==> flow/design.v <==
module INV_IP #(parameter IP_WIDTH = 6) (
    IN_1, IN_2,
    OUT_INV
);
input  [IP_WIDTH-1:0] IN_1, IN_2;
output [IP_WIDTH-1:0] OUT_INV;
parameter LOOP_IDX = 8;
genvar i;
reg [IP_WIDTH-1:0] old_r [0:LOOP_IDX-1];
reg [IP_WIDTH-1:0] r [0:LOOP_IDX-1];
reg [IP_WIDTH-1:0] q [0:LOOP_IDX-1];
reg signed [IP_WIDTH-1:0] old_t [0:LOOP_IDX-1];
reg [3:0] index [1:LOOP_IDX-1];
reg signed [IP_WIDTH-1:0] t [0:LOOP_IDX-1];
generate
for(i=0;i<LOOP_IDX;i=i+1) begin: loop_old_r
    always@(*) begin
        if(i==0) begin
            old_r[0] = (IN_1 > IN_2)? IN_1:IN_2;
        end
        else begin
            old_r[i] = r[i-1];        
        end
    end
end
endgenerate
generate
for(i=0;i<LOOP_IDX;i=i+1) begin: loop_r
    always@(*) begin
        if(i==0) begin
            r[0] = (IN_1 > IN_2)? IN_2:IN_1;
        end
        else begin
            if(r[i-1]!=0)
                r[i] = old_r[i-1] - q[i-1] * r[i-1];
            else
                r[i] = 0;
        end
    end
end
endgenerate
generate
for(i=0;i<LOOP_IDX;i=i+1) begin: loop_q
    always@(*) begin
        if(r[i]!=0)
            q[i] = old_r[i] / r[i];
        else
            q[i] = 0;
    end
end
endgenerate
generate
for(i=0;i<LOOP_IDX;i=i+1) begin: loop_old_t
    always@(*) begin
        if(i==0) begin
            old_t[0] = 0;    
        end
        else begin
            if(r[i-1]!=0) begin
                old_t[i] = t[i-1];
            end
            else
                old_t[i] = 0;
        end
    end
end
endgenerate
generate
for(i=1;i<LOOP_IDX;i=i+1) begin: loop_index
    always@(*) begin
            if(r[i-1]!=0) begin
                index[i] = i;
            end
            else
                index[i] = index[i-1];
    end
end
endgenerate
generate
for(i=0;i<LOOP_IDX;i=i+1) begin: loop_t
    always@(*) begin
        if(i==0) begin
            t[0] = 1;    
        end
        else begin
            if(r[i-1]!=0)
                t[i] = old_t[i-1] - q[i-1] * t[i-1];
            else
                t[i] = 0;
        end
    end
end
endgenerate
assign OUT_INV = (old_t[index[LOOP_IDX-1]][IP_WIDTH-1]==1)? old_t[index[LOOP_IDX-1]]+old_r[0]:old_t[index[LOOP_IDX-1]];
endmodule
module EC_TOP(
    clk, rst_n, in_valid,
    in_Px, in_Py, in_Qx, in_Qy, in_prime, in_a,
    out_valid, out_Rx, out_Ry
);
input clk, rst_n, in_valid;
input [6-1:0] in_Px, in_Py, in_Qx, in_Qy, in_prime, in_a;
output reg out_valid;
output reg [6-1:0] out_Rx, out_Ry;
localparam S_IDLE = 0;
localparam S_IN_DATA = 1;
localparam S_P_ADD = 2;
localparam S_P_DOU = 3;
localparam S_XR_YR = 4;
localparam S_OUT = 5;
parameter IP_WIDTH = 6;
reg [2:0] current_state, next_state;
reg [3:0] cnt_s_p;
reg [2:0] cnt_xr_yr;
reg [5:0] px_reg;
reg [5:0] py_reg;
reg [5:0] qx_reg;
reg [5:0] qy_reg;
reg [5:0] a_reg;
reg [5:0] prime_reg;
wire [5:0] p_sub_xp;
wire [5:0] p_sub_yp;
wire [5:0] p_sub_xq;
wire [5:0] p_sub_xr;
wire [6:0] xq_xp1;
wire [6:0] yq_yp1;
wire [7:0] xr_w;
wire [6:0] xp2_3_a;
reg [5:0] xr_reg ;
reg [5:0] s_reg;
reg [11:0] mod_in;
wire [5:0] mod_out;
reg [IP_WIDTH-1:0]  IN_2;
wire [IP_WIDTH-1:0] OUT_INV;
reg [5:0] yp2_ip;
wire [6:0] xp_xr1;
wire [11:0]mul_out;
reg [5:0] mul_in1, mul_in2;
wire [6:0] s_xp_xr1_yp1;
always@(posedge clk or negedge rst_n) begin
    if(!rst_n)
        current_state <= S_IDLE;
    else
        current_state <= next_state;
end
always@(*) begin
    case (current_state)
        S_IDLE:    next_state = in_valid? S_IN_DATA:S_IDLE;
        S_IN_DATA: next_state = (px_reg==qx_reg && py_reg==qy_reg)? S_P_DOU:S_P_ADD;
        S_P_ADD:   next_state = (cnt_s_p==4)? S_XR_YR:S_P_ADD;
        S_P_DOU:   next_state = (cnt_s_p==8)? S_XR_YR:S_P_DOU;
        S_XR_YR:   next_state = (cnt_xr_yr==6)? S_OUT:S_XR_YR;
        S_OUT:     next_state = S_IDLE;
        default: next_state = S_IDLE;
    endcase
end
always @(posedge clk or negedge rst_n) begin
    if (!rst_n) 
        cnt_s_p <= 0;    
    else begin
        if(current_state==S_P_ADD && cnt_s_p<=3)
            cnt_s_p <= cnt_s_p + 1;
        else if(current_state==S_P_DOU && cnt_s_p<=7)
            cnt_s_p <= cnt_s_p + 1;
        else
            cnt_s_p <= 0;
    end  
end
always @(posedge clk or negedge rst_n) begin
    if (!rst_n) 
        cnt_xr_yr <= 0;    
    else begin
        if(current_state==S_XR_YR && cnt_xr_yr<=5)
            cnt_xr_yr <= cnt_xr_yr + 1;
        else
            cnt_xr_yr <= 0;
    end  
end
always@(posedge clk or negedge rst_n) begin
    if(!rst_n) 
        px_reg <= 0;
    else begin
        if(in_valid)
            px_reg <= in_Px;
    end
end
always@(posedge clk or negedge rst_n) begin
    if(!rst_n) 
        py_reg <= 0;
    else begin
        if(in_valid)
            py_reg <= in_Py;
    end
end
always@(posedge clk or negedge rst_n) begin
    if(!rst_n) 
        qx_reg <= 0;
    else begin
        if(in_valid)
            qx_reg <= in_Qx;
    end
end
always@(posedge clk or negedge rst_n) begin
    if(!rst_n) 
        qy_reg <= 0;
    else begin
        if(in_valid)
            qy_reg <= in_Qy;
    end
end
always@(posedge clk or negedge rst_n) begin
    if(!rst_n) 
        a_reg <= 0;
    else begin
        if(in_valid)
            a_reg <= in_a;
    end
end
always@(posedge clk or negedge rst_n) begin
    if(!rst_n) 
        prime_reg <= 2;
    else begin
        if(in_valid)
            prime_reg <= in_prime;
    end
end
assign p_sub_xp = prime_reg - px_reg;
assign p_sub_yp = prime_reg - py_reg;
assign p_sub_xq = prime_reg - qx_reg;
assign p_sub_xr = prime_reg - mod_out;
assign xq_xp1 = qx_reg + p_sub_xp;    
assign yq_yp1 = qy_reg + p_sub_yp;    
assign xr_w = mod_out + p_sub_xp + p_sub_xq;  
assign xp_xr1 = px_reg + p_sub_xr;
assign s_xp_xr1_yp1 = mod_out + p_sub_yp;
assign xp2_3_a = mod_out + a_reg;
always@(posedge clk or negedge rst_n) begin
    if(!rst_n)
        s_reg <= 0;
    else begin
        if(current_state==S_P_ADD && cnt_s_p==4 || current_state==S_P_DOU && cnt_s_p==8)
            s_reg <= mod_out;
    end
end
always @(posedge clk or negedge rst_n) begin
    if (!rst_n) begin
       xr_reg <= 0;
    end
    else begin
        if(cnt_xr_yr==2) 
            xr_reg <= mod_out;
    end
end
always @(posedge clk or negedge rst_n) begin
    if(!rst_n)
        mod_in <= 0;
    else begin
        if(current_state==S_P_ADD) begin
            case(cnt_s_p)
                'd0: mod_in <= xq_xp1;
                'd1: mod_in <= yq_yp1;
                'd3: mod_in <= mul_out;
            endcase
        end
        else if(current_state==S_P_DOU) begin
            case(cnt_s_p)
                'd0: mod_in <= {py_reg, 1'b0};
                'd2: mod_in <= mul_out;
                'd4: mod_in <= mul_out;
                'd5: mod_in <= xp2_3_a;
                'd7: mod_in <= mul_out;
            endcase
        end
        else if(current_state==S_XR_YR) begin
             case(cnt_xr_yr)
                'd0: mod_in <= mul_out;
                'd1: mod_in <= xr_w;
                'd2: mod_in <= xp_xr1;
                'd4: mod_in <= mul_out;
                'd5: mod_in <= s_xp_xr1_yp1;
            endcase
        end
    end
end
assign mod_out = mod_in % prime_reg;
always@(posedge clk or negedge rst_n) begin
    if(!rst_n)
        IN_2 <= 0;
    else begin
        if((current_state==S_P_ADD || current_state==S_P_DOU) && cnt_s_p==1) begin
            IN_2 <= mod_out;
        end
    end
end
INV_IP #(.IP_WIDTH(IP_WIDTH)) I_INV_IP ( .IN_1(prime_reg), .IN_2(IN_2), . OUT_INV(OUT_INV));
always@(posedge clk or negedge rst_n) begin
    if(!rst_n) 
        yp2_ip <= 0;
    else begin
        if(current_state==S_P_DOU && cnt_s_p==2)
            yp2_ip <= OUT_INV;
    end
end
always @(posedge clk or negedge rst_n) begin
    if(!rst_n)
        mul_in1 <= 0;
    else begin
         if(current_state==S_P_ADD) begin
            case(cnt_s_p)
                'd2: mul_in1 <= mod_out;
                'd4: mul_in1 <= mod_out;
            endcase
        end
        else if(current_state==S_P_DOU) begin
            case(cnt_s_p)
                'd1: mul_in1 <= px_reg;
                'd3: mul_in1 <= 3;
                'd6: mul_in1 <= mod_out;
                'd8: mul_in1 <= mod_out;
            endcase
        end
        else if(current_state==S_XR_YR) begin
            case(cnt_xr_yr)
                'd3: mul_in1 <= s_reg;
            endcase
        end
    end
end
always @(posedge clk or negedge rst_n) begin
    if(!rst_n)
        mul_in2 <= 0;
    else begin
         if(current_state==S_P_ADD) begin
            case(cnt_s_p)
                'd2: mul_in2 <= OUT_INV;
                'd4: mul_in2 <= mod_out;
            endcase
        end
        else if(current_state==S_P_DOU) begin
            case(cnt_s_p)
                'd1: mul_in2 <= px_reg;
                'd3: mul_in2 <= mod_out;
                'd6: mul_in2 <= yp2_ip;
                'd8: mul_in2 <= mod_out;
            endcase
        end
        else if(current_state==S_XR_YR) begin
            case(cnt_xr_yr)
                'd3: mul_in2 <= mod_out;
            endcase
        end
    end
end
assign mul_out = mul_in1 * mul_in2;
always @(posedge clk or negedge rst_n) begin
    if(!rst_n)
        out_valid <= 0;
    else begin
        if(cnt_xr_yr==6)
            out_valid <= 1;
        else
            out_valid <= 0;
    end
end
always @(posedge clk or negedge rst_n) begin
    if(!rst_n)
        out_Rx <= 0;
    else begin
        if(cnt_xr_yr==6)
            out_Rx <= xr_reg;
        else
            out_Rx <= 0;
    end
end
always @(posedge clk or negedge rst_n) begin
    if(!rst_n)
        out_Ry <= 0;
    else begin
        if(cnt_xr_yr==6)
            out_Ry <= mod_out;
        else
            out_Ry <= 0;
    end
end
endmodule
## Tool chain data of EC_TOP

The steps from the RTL of EC_TOP to its reports follow in flow order.
Lines are those of the file above, counted from 1.
Library cell names are shortened.
The mark - stands for no value.

| design | value |
|---|---|
| top | EC_TOP |
| clock port | clk |
| standard-cell library | sky130hd |
| library corner | tt_025C_1v80 |

## Word level

Counts by Yosys on the flattened word-level netlist (proc, flatten, opt, wreduce). Print and check cells are left out.

| word-level totals | value |
|---|---|
| output and inout bits | 13 |
| register bits after elaboration | 107 |
| input port bits | 39 |
| elaborated cells | 199 |

| cells by class | value |
|---|---|
| add/subtract/negate cells | 26 |
| equal/unequal tests | 33 |
| magnitude comparators | 4 |
| reduce/logical cells | 32 |
| divide/modulo/power cells | 7 |
| $mul | 12 |
| mux-type cells | 66 |

Operators by type and width:

| kind | count |
|---|---|
| 6-bit by 6-bit multiplier with 6-bit output | 11 |
| 6-bit two-way mux | 38 |
| 6-bit by 6-bit divider with 6-bit output | 6 |
| 6-bit subtractor | 14 |
| 12-bit by 6-bit modulo with 12-bit output | 1 |
| 6-bit by 6-bit multiplier with 12-bit output | 1 |
| 12-bit case mux with 3-bit select | 2 |
| 6-bit nonzero test | 8 |
| 12-bit case mux with 4-bit select | 1 |
| 6-bit case mux with 8-bit select | 1 |
| 6-bit by 6-bit adder with 7-bit output | 6 |
| 6-bit case mux with 3-bit select | 2 |
| 12-bit two-way mux | 3 |
| 3-bit two-way mux | 10 |
| 3-bit == test with constant B | 8 |
| 3-bit by 2-bit == test with 1-bit output with constant B | 6 |
| 4-bit by 3-bit == test with 1-bit output with constant B | 4 |
| 5-bit by 4-bit != test with 1-bit output with constant B | 3 |
| 3-bit case mux with 5-bit select | 1 |
| 4-bit AND reduction | 3 |
| 6-bit == test | 2 |
| 6-bit case mux with 2-bit select | 1 |
| 3-bit by 1-bit == test with 1-bit output with constant B | 3 |
| 3-bit zero test | 3 |
| 1-bit logical AND | 8 |
| 2-bit OR reduction | 4 |
| 4-bit by 2-bit == test with 1-bit output with constant B | 2 |
| 7-bit by 6-bit adder with 8-bit output | 1 |

Other operator kinds: 20; their cells: 27.

## Depth

Depth = most cells in a row (Yosys ltp): at word level without a register or memory, in the mapped netlist without a sequential cell, where the memories' decode and read muxes count.

| logic depth | value |
|---|---|
| depth after elaboration | 40 |
| ABC_AREA | 0 |
| mapped depth | 359 |
| gate-level depth less buffers | 339 |

## Mapped cells and area

The flow's flattened synthesis, as Yosys stat reports it; memories are mapped. The netlist is that of the ABC_AREA named above (0 if unset); the other value can give another one.

| synthesis totals | value |
|---|---|
| area of sequential cells | 2755.1 sq um |
| synthesis area | 24641.1 sq um |
| mapped cells | 3098 |
| buffer cells | 94 |
| mapped flip-flops | 110 |

Cells by type:

| cell type | count | total area (sq um) |
|---|---|---|
| ha_1 | 416 | 5.2E+03 |
| dfrtp_1 | 108 | 2.7E+03 |
| fa_1 | 109 | 2.18E+03 |
| xnor2_1 | 151 | 1.32E+03 |
| nor2_1 | 299 | 1.12E+03 |
| inv_1 | 292 | 1.1E+03 |
| a21oi_1 | 190 | 950.912 |
| nand2_1 | 234 | 878.342 |
| o21ai_0 | 153 | 765.734 |
| xor2_1 | 87 | 761.981 |
| o21a_1 | 91 | 683.155 |
| a21o_1 | 86 | 645.619 |
| mux2_2 | 53 | 596.822 |
| nor3_1 | 109 | 545.523 |
| mux2i_1 | 51 | 510.49 |
| nand2b_1 | 61 | 381.616 |
| clkbuf_1 | 82 | 307.795 |
| nor2b_1 | 39 | 243.984 |

Not listed: further types 82, cells in them 487.
By module: a second synthesis without flattening, with its own total; a netlist apart from the flattened one above.

| unflattened totals | value |
|---|---|
| cells (unflattened synthesis) | 3256 |
| area (unflattened synthesis) | 25717.2 sq um |

Rows give one instance, submodules left out.

By module:

| module | cells | area (sq um) | instances | sequential area (sq um) |
|---|---|---|---|---|
| INV_IP (IP_WIDTH=6) | 1864 | 13850.8 | 1 | 0.0 |
| EC_TOP | 1392 | 11866.4 | 1 | 2755.1 |

## Worst setup path after synthesis

Path of least setup slack by OpenSTA after synthesis, without wires, with an ideal clock, recovery checks aside; 20% of the period is set as input and as output delay. Where synthesis merged equal registers, the netlist keeps one of their names.

| path post-synthesis | value |
|---|---|
| path type | register to register |
| start point | register prime_reg[0] |
| end point | register mul_in2[5] |
| required time | 76.879 ns |
| setup time | 0.121 ns |
| path slack | 10.134 ns |
| buffers on the path | 22 |
| stages on the path | 339 |
| launch time at the first pin | 0.000 ns |
| data arrival time | 66.744 ns |
| period | 77.0 ns |
| delay of the path | 66.865 ns |
| synthesis period reached | 66.866 ns |

"delay of the path" is the arrival time less input delay plus setup time.
"stages on the path" counts driving pins, that of a launching flip-flop among them; a cell with two outputs on the path counts twice.
"synthesis period reached" is the clock period less the worst setup slack; recovery checks do not enter. This is arithmetic on one report: input and output delays are still those of the set period (20% each).
The rows between start and end are the longest chain of elaborated cells between them; the timing report does not say that the signal goes this way. Where chains are equally long, one stands for them.
Each line given opens the expression or statement behind the cell; cells for indexed reads and writes are added by Yosys, which also makes memories of some case tables.
A register here has more assigning lines than the two given.

| on the way, post-synthesis | value |
|---|---|
| cells stage by stage | dfrtp_1 -> clkbuf_1 -> clkinv_1 -> ha_1 -> nor2b_1 -> o2111ai_2 -> a31oi_2 -> buf_2 -> clkbuf_1 -> clkbuf_1 -> nor2_1 -> a21oi_1 -> ha_1 -> o21a_1 -> nor2_1 -> nor2_1 -> nor2_1 -> a21oi_1 -> [303 not listed] -> ha_1 -> o41a_1 -> xnor3_1 -> xnor2_1 -> and3_1 -> o2111ai_2 -> buf_6 -> mux2i_1 -> a21oi_1 -> inv_1 -> ha_1 -> a21o_1 -> a21oi_1 -> o21bai_1 -> a21oi_1 -> xor2_1 -> nor3b_1 -> o22a_1 |
| length of the longest elaborated chain | 40 |
| elaborated cells between the ends (all ways) | 89 |
| classes of those cells | add/sub: 13; mul: 11; div: 7; compare: 1; eq/ne: 7; mux: 42; reduce/logical: 8 |

RTL lines, path post-synthesis:

| what | RTL line | RTL |
|---|---|---|
| start: declaration | 120 | `reg [5:0] prime_reg;` |
| start: assignment | 221 | `prime_reg <= 2;` |
| start: assignment | 224 | `prime_reg <= in_prime;` |
| 6-bit greater-than comparator | 19 | `old_r[0] = (IN_1 > IN_2)? IN_1:IN_2;` |
| 6-bit two-way mux | 19 |  |
| 6-bit by 6-bit divider with 6-bit output | 46 | `q[i] = old_r[i] / r[i];` |
| 6-bit two-way mux | 45 | `if(r[i]!=0)` |
| 6-bit by 6-bit multiplier with 6-bit output | 35 | `r[i] = old_r[i-1] - q[i-1] * r[i-1];` |
| 6-bit subtractor | 35 |  |
| 6-bit two-way mux | 34 | `if(r[i-1]!=0)` |
| [26 not listed] | - |  |
| 3-bit two-way mux | 71 | `if(r[i-1]!=0) begin` |
| 3-bit == test | 94 | `assign OUT_INV = (old_t[index[LOOP_IDX-1]][IP_WIDTH-1]==1)? old_t[index[LOOP_IDX-1]]+old_r[0]:old_t[index[LOOP ...` |
| 6-bit case mux with 8-bit select | 94 |  |
| 6-bit adder | 94 |  |
| 6-bit two-way mux | 94 |  |
| 6-bit case mux with 2-bit select | 334 | `case(cnt_s_p)` |
| 6-bit two-way mux | 333 | `if(current_state==S_P_ADD) begin` |
| end: assignment | 336 | `'d4: mul_in2 <= mod_out;` |
| end: assignment | 341 | `'d1: mul_in2 <= px_reg;` |
| end: declaration | 138 | `reg [5:0] mul_in1, mul_in2;` |

## Worst path after layout

From the final timing report of stored run 1: the path of least setup slack in the routed layout; clock arrival at registers is part of the times.

| path post-layout | value |
|---|---|
| path type | register to register |
| start point | register IN_2[5] |
| end point | register mul_in2[5] |
| setup time | 0.11 ns |
| buffers on the path | 9 |
| stages on the path | 334 |
| period | 72.4 ns |
| launch time at the first pin | 0.37 ns |
| path slack | 5.01 ns |
| required time | 72.66 ns |
| data arrival time | 67.66 ns |

The rows between start and end are the longest chain of elaborated cells between them; the timing report does not say that the signal goes this way. Where chains are equally long, one stands for them.
A register here has more assigning lines than the two given.

| on the way, post-layout | value |
|---|---|
| cells stage by stage | dfrtp_1 -> inv_1 -> ha_1 -> and2_2 -> o2111ai_4 -> a31oi_4 -> buf_4 -> nor2_1 -> a21oi_1 -> buf_4 -> ha_1 -> o21a_1 -> nor2_1 -> nor2_1 -> nor2_1 -> a21oi_1 -> ha_1 -> nand2_1 -> [298 not listed] -> fa_1 -> ha_1 -> o41a_1 -> xnor3_1 -> xnor2_1 -> and3_1 -> o2111ai_4 -> mux2i_1 -> a21oi_1 -> inv_1 -> ha_1 -> a21o_1 -> a21oi_1 -> o21bai_1 -> a21oi_1 -> xor2_1 -> nor3b_1 -> o22a_1 |
| length of the longest elaborated chain | 40 |
| elaborated cells between the ends (all ways) | 84 |
| classes of those cells | add/sub: 13; mul: 11; div: 6; compare: 1; eq/ne: 7; mux: 38; reduce/logical: 8 |

RTL lines, path post-layout:

| what | RTL line | RTL |
|---|---|---|
| start: declaration | 133 | `reg [IP_WIDTH-1:0]  IN_2;` |
| start: assignment | 288 | `IN_2 <= 0;` |
| start: assignment | 291 | `IN_2 <= mod_out;` |
| 6-bit greater-than comparator | 19 | `old_r[0] = (IN_1 > IN_2)? IN_1:IN_2;` |
| 6-bit two-way mux | 19 |  |
| 6-bit by 6-bit divider with 6-bit output | 46 | `q[i] = old_r[i] / r[i];` |
| 6-bit two-way mux | 45 | `if(r[i]!=0)` |
| 6-bit by 6-bit multiplier with 6-bit output | 35 | `r[i] = old_r[i-1] - q[i-1] * r[i-1];` |
| 6-bit subtractor | 35 |  |
| 6-bit two-way mux | 34 | `if(r[i-1]!=0)` |
| [26 not listed] | - |  |
| 3-bit two-way mux | 71 | `if(r[i-1]!=0) begin` |
| 3-bit == test | 94 | `assign OUT_INV = (old_t[index[LOOP_IDX-1]][IP_WIDTH-1]==1)? old_t[index[LOOP_IDX-1]]+old_r[0]:old_t[index[LOOP ...` |
| 6-bit case mux with 8-bit select | 94 |  |
| 6-bit adder | 94 |  |
| 6-bit two-way mux | 94 |  |
| 6-bit case mux with 2-bit select | 334 | `case(cnt_s_p)` |
| 6-bit two-way mux | 333 | `if(current_state==S_P_ADD) begin` |
| end: assignment | 336 | `'d4: mul_in2 <= mod_out;` |
| end: assignment | 341 | `'d1: mul_in2 <= px_reg;` |
| end: declaration | 138 | `reg [5:0] mul_in1, mul_in2;` |

Below are 2 stored runs of the flow (Yosys, OpenROAD; platform sky130hd) on EC_TOP, each with its settings and what was measured, unordered. Constraints: input delay and output delay 20% of the set period each, output load 0.01 pF.
By "achieved period" is meant the clock period of the run minus its worst setup slack. This is arithmetic on one report: input and output delays are still those of the set period (20% each).
"worst setup path time" is the time allowed to the run's worst setup path (the clock period less input and output delay, where it has them) less its slack. Clock arrival times count: a late capture clock shortens it, a late launch clock lengthens it.

## Stored run 1

==> flow/run.sh <==
#!/bin/bash
# the make line also repeats the synthesis and layout settings of config.mk as NAME=value (left out here)
make -C /OpenROAD-flow-scripts/flow DESIGN_CONFIG=/design/flow/config.mk WORK_HOME=/design/flow/orfs CLKGATE_MAP_FILE= finish
==> flow/config.mk <==
export PLATFORM = sky130hd
export DESIGN_NAME = EC_TOP
export DESIGN_NICKNAME = EC_TOP
export VERILOG_FILES = /design/flow/design.v
export SDC_FILE = /design/flow/constraint.sdc
export NUM_CORES = 4
export LEC_CHECK = 0
export CAP_MARGIN = 20
export CORE_MARGIN = 2
export CORE_UTILIZATION = 40
export SLEW_MARGIN = 20
==> flow/constraint.sdc <==
create_clock -name core_clock -period 72.4 [get_ports {clk}]
set_input_delay 14.4800 -clock core_clock [delete_from_list [all_inputs] [get_ports {clk}]]
set_output_delay 14.4800 -clock core_clock [all_outputs]
set_load 0.01 [all_outputs]

| result of stored run 1 | value |
|---|---|
| achieved period | 67.395 ns |
| cell area after synthesis | 24641.1 sq um |
| worst setup path time | 67.39 ns |
| type of the worst setup path | register to register |
| lowest hold slack | 0.438 ns |
| standard-cell area after layout | 26711.9 sq um |
| setup slack of the worst path | 5.005 ns |
| die area | 63604.8 sq um |

## Stored run 2

==> flow/run.sh <==
#!/bin/bash
# the make line also repeats the synthesis and layout settings of config.mk as NAME=value (left out here)
make -C /OpenROAD-flow-scripts/flow DESIGN_CONFIG=/design/flow/config.mk WORK_HOME=/design/flow/orfs CLKGATE_MAP_FILE= finish
==> flow/config.mk <==
export PLATFORM = sky130hd
export DESIGN_NAME = EC_TOP
export DESIGN_NICKNAME = EC_TOP
export VERILOG_FILES = /design/flow/design.v
export SDC_FILE = /design/flow/constraint.sdc
export NUM_CORES = 4
export LEC_CHECK = 0
export CAP_MARGIN = 20
export CELL_PAD_IN_SITES_DETAIL_PLACEMENT = 0
export CORE_MARGIN = 2
export CORE_UTILIZATION = 69
export GPL_TIMING_DRIVEN = 0
export MAX_ROUTING_LAYER = met5
export PLACE_DENSITY = 0.62
export SLEW_MARGIN = 20
export TNS_END_PERCENT = 25
==> flow/constraint.sdc <==
create_clock -name core_clock -period 124.0 [get_ports {clk}]
set_input_delay 24.8000 -clock core_clock [delete_from_list [all_inputs] [get_ports {clk}]]
set_output_delay 24.8000 -clock core_clock [all_outputs]
set_load 0.01 [all_outputs]

| result of stored run 2 | value |
|---|---|
| achieved period | 84.627 ns |
| cell area after synthesis | 24641.1 sq um |
| worst setup path time | 84.63 ns |
| type of the worst setup path | register to register |
| lowest hold slack | 0.433 ns |
| standard-cell area after layout | 26155.1 sq um |
| setup slack of the worst path | 39.373 ns |
| die area | 37239.4 sq um |
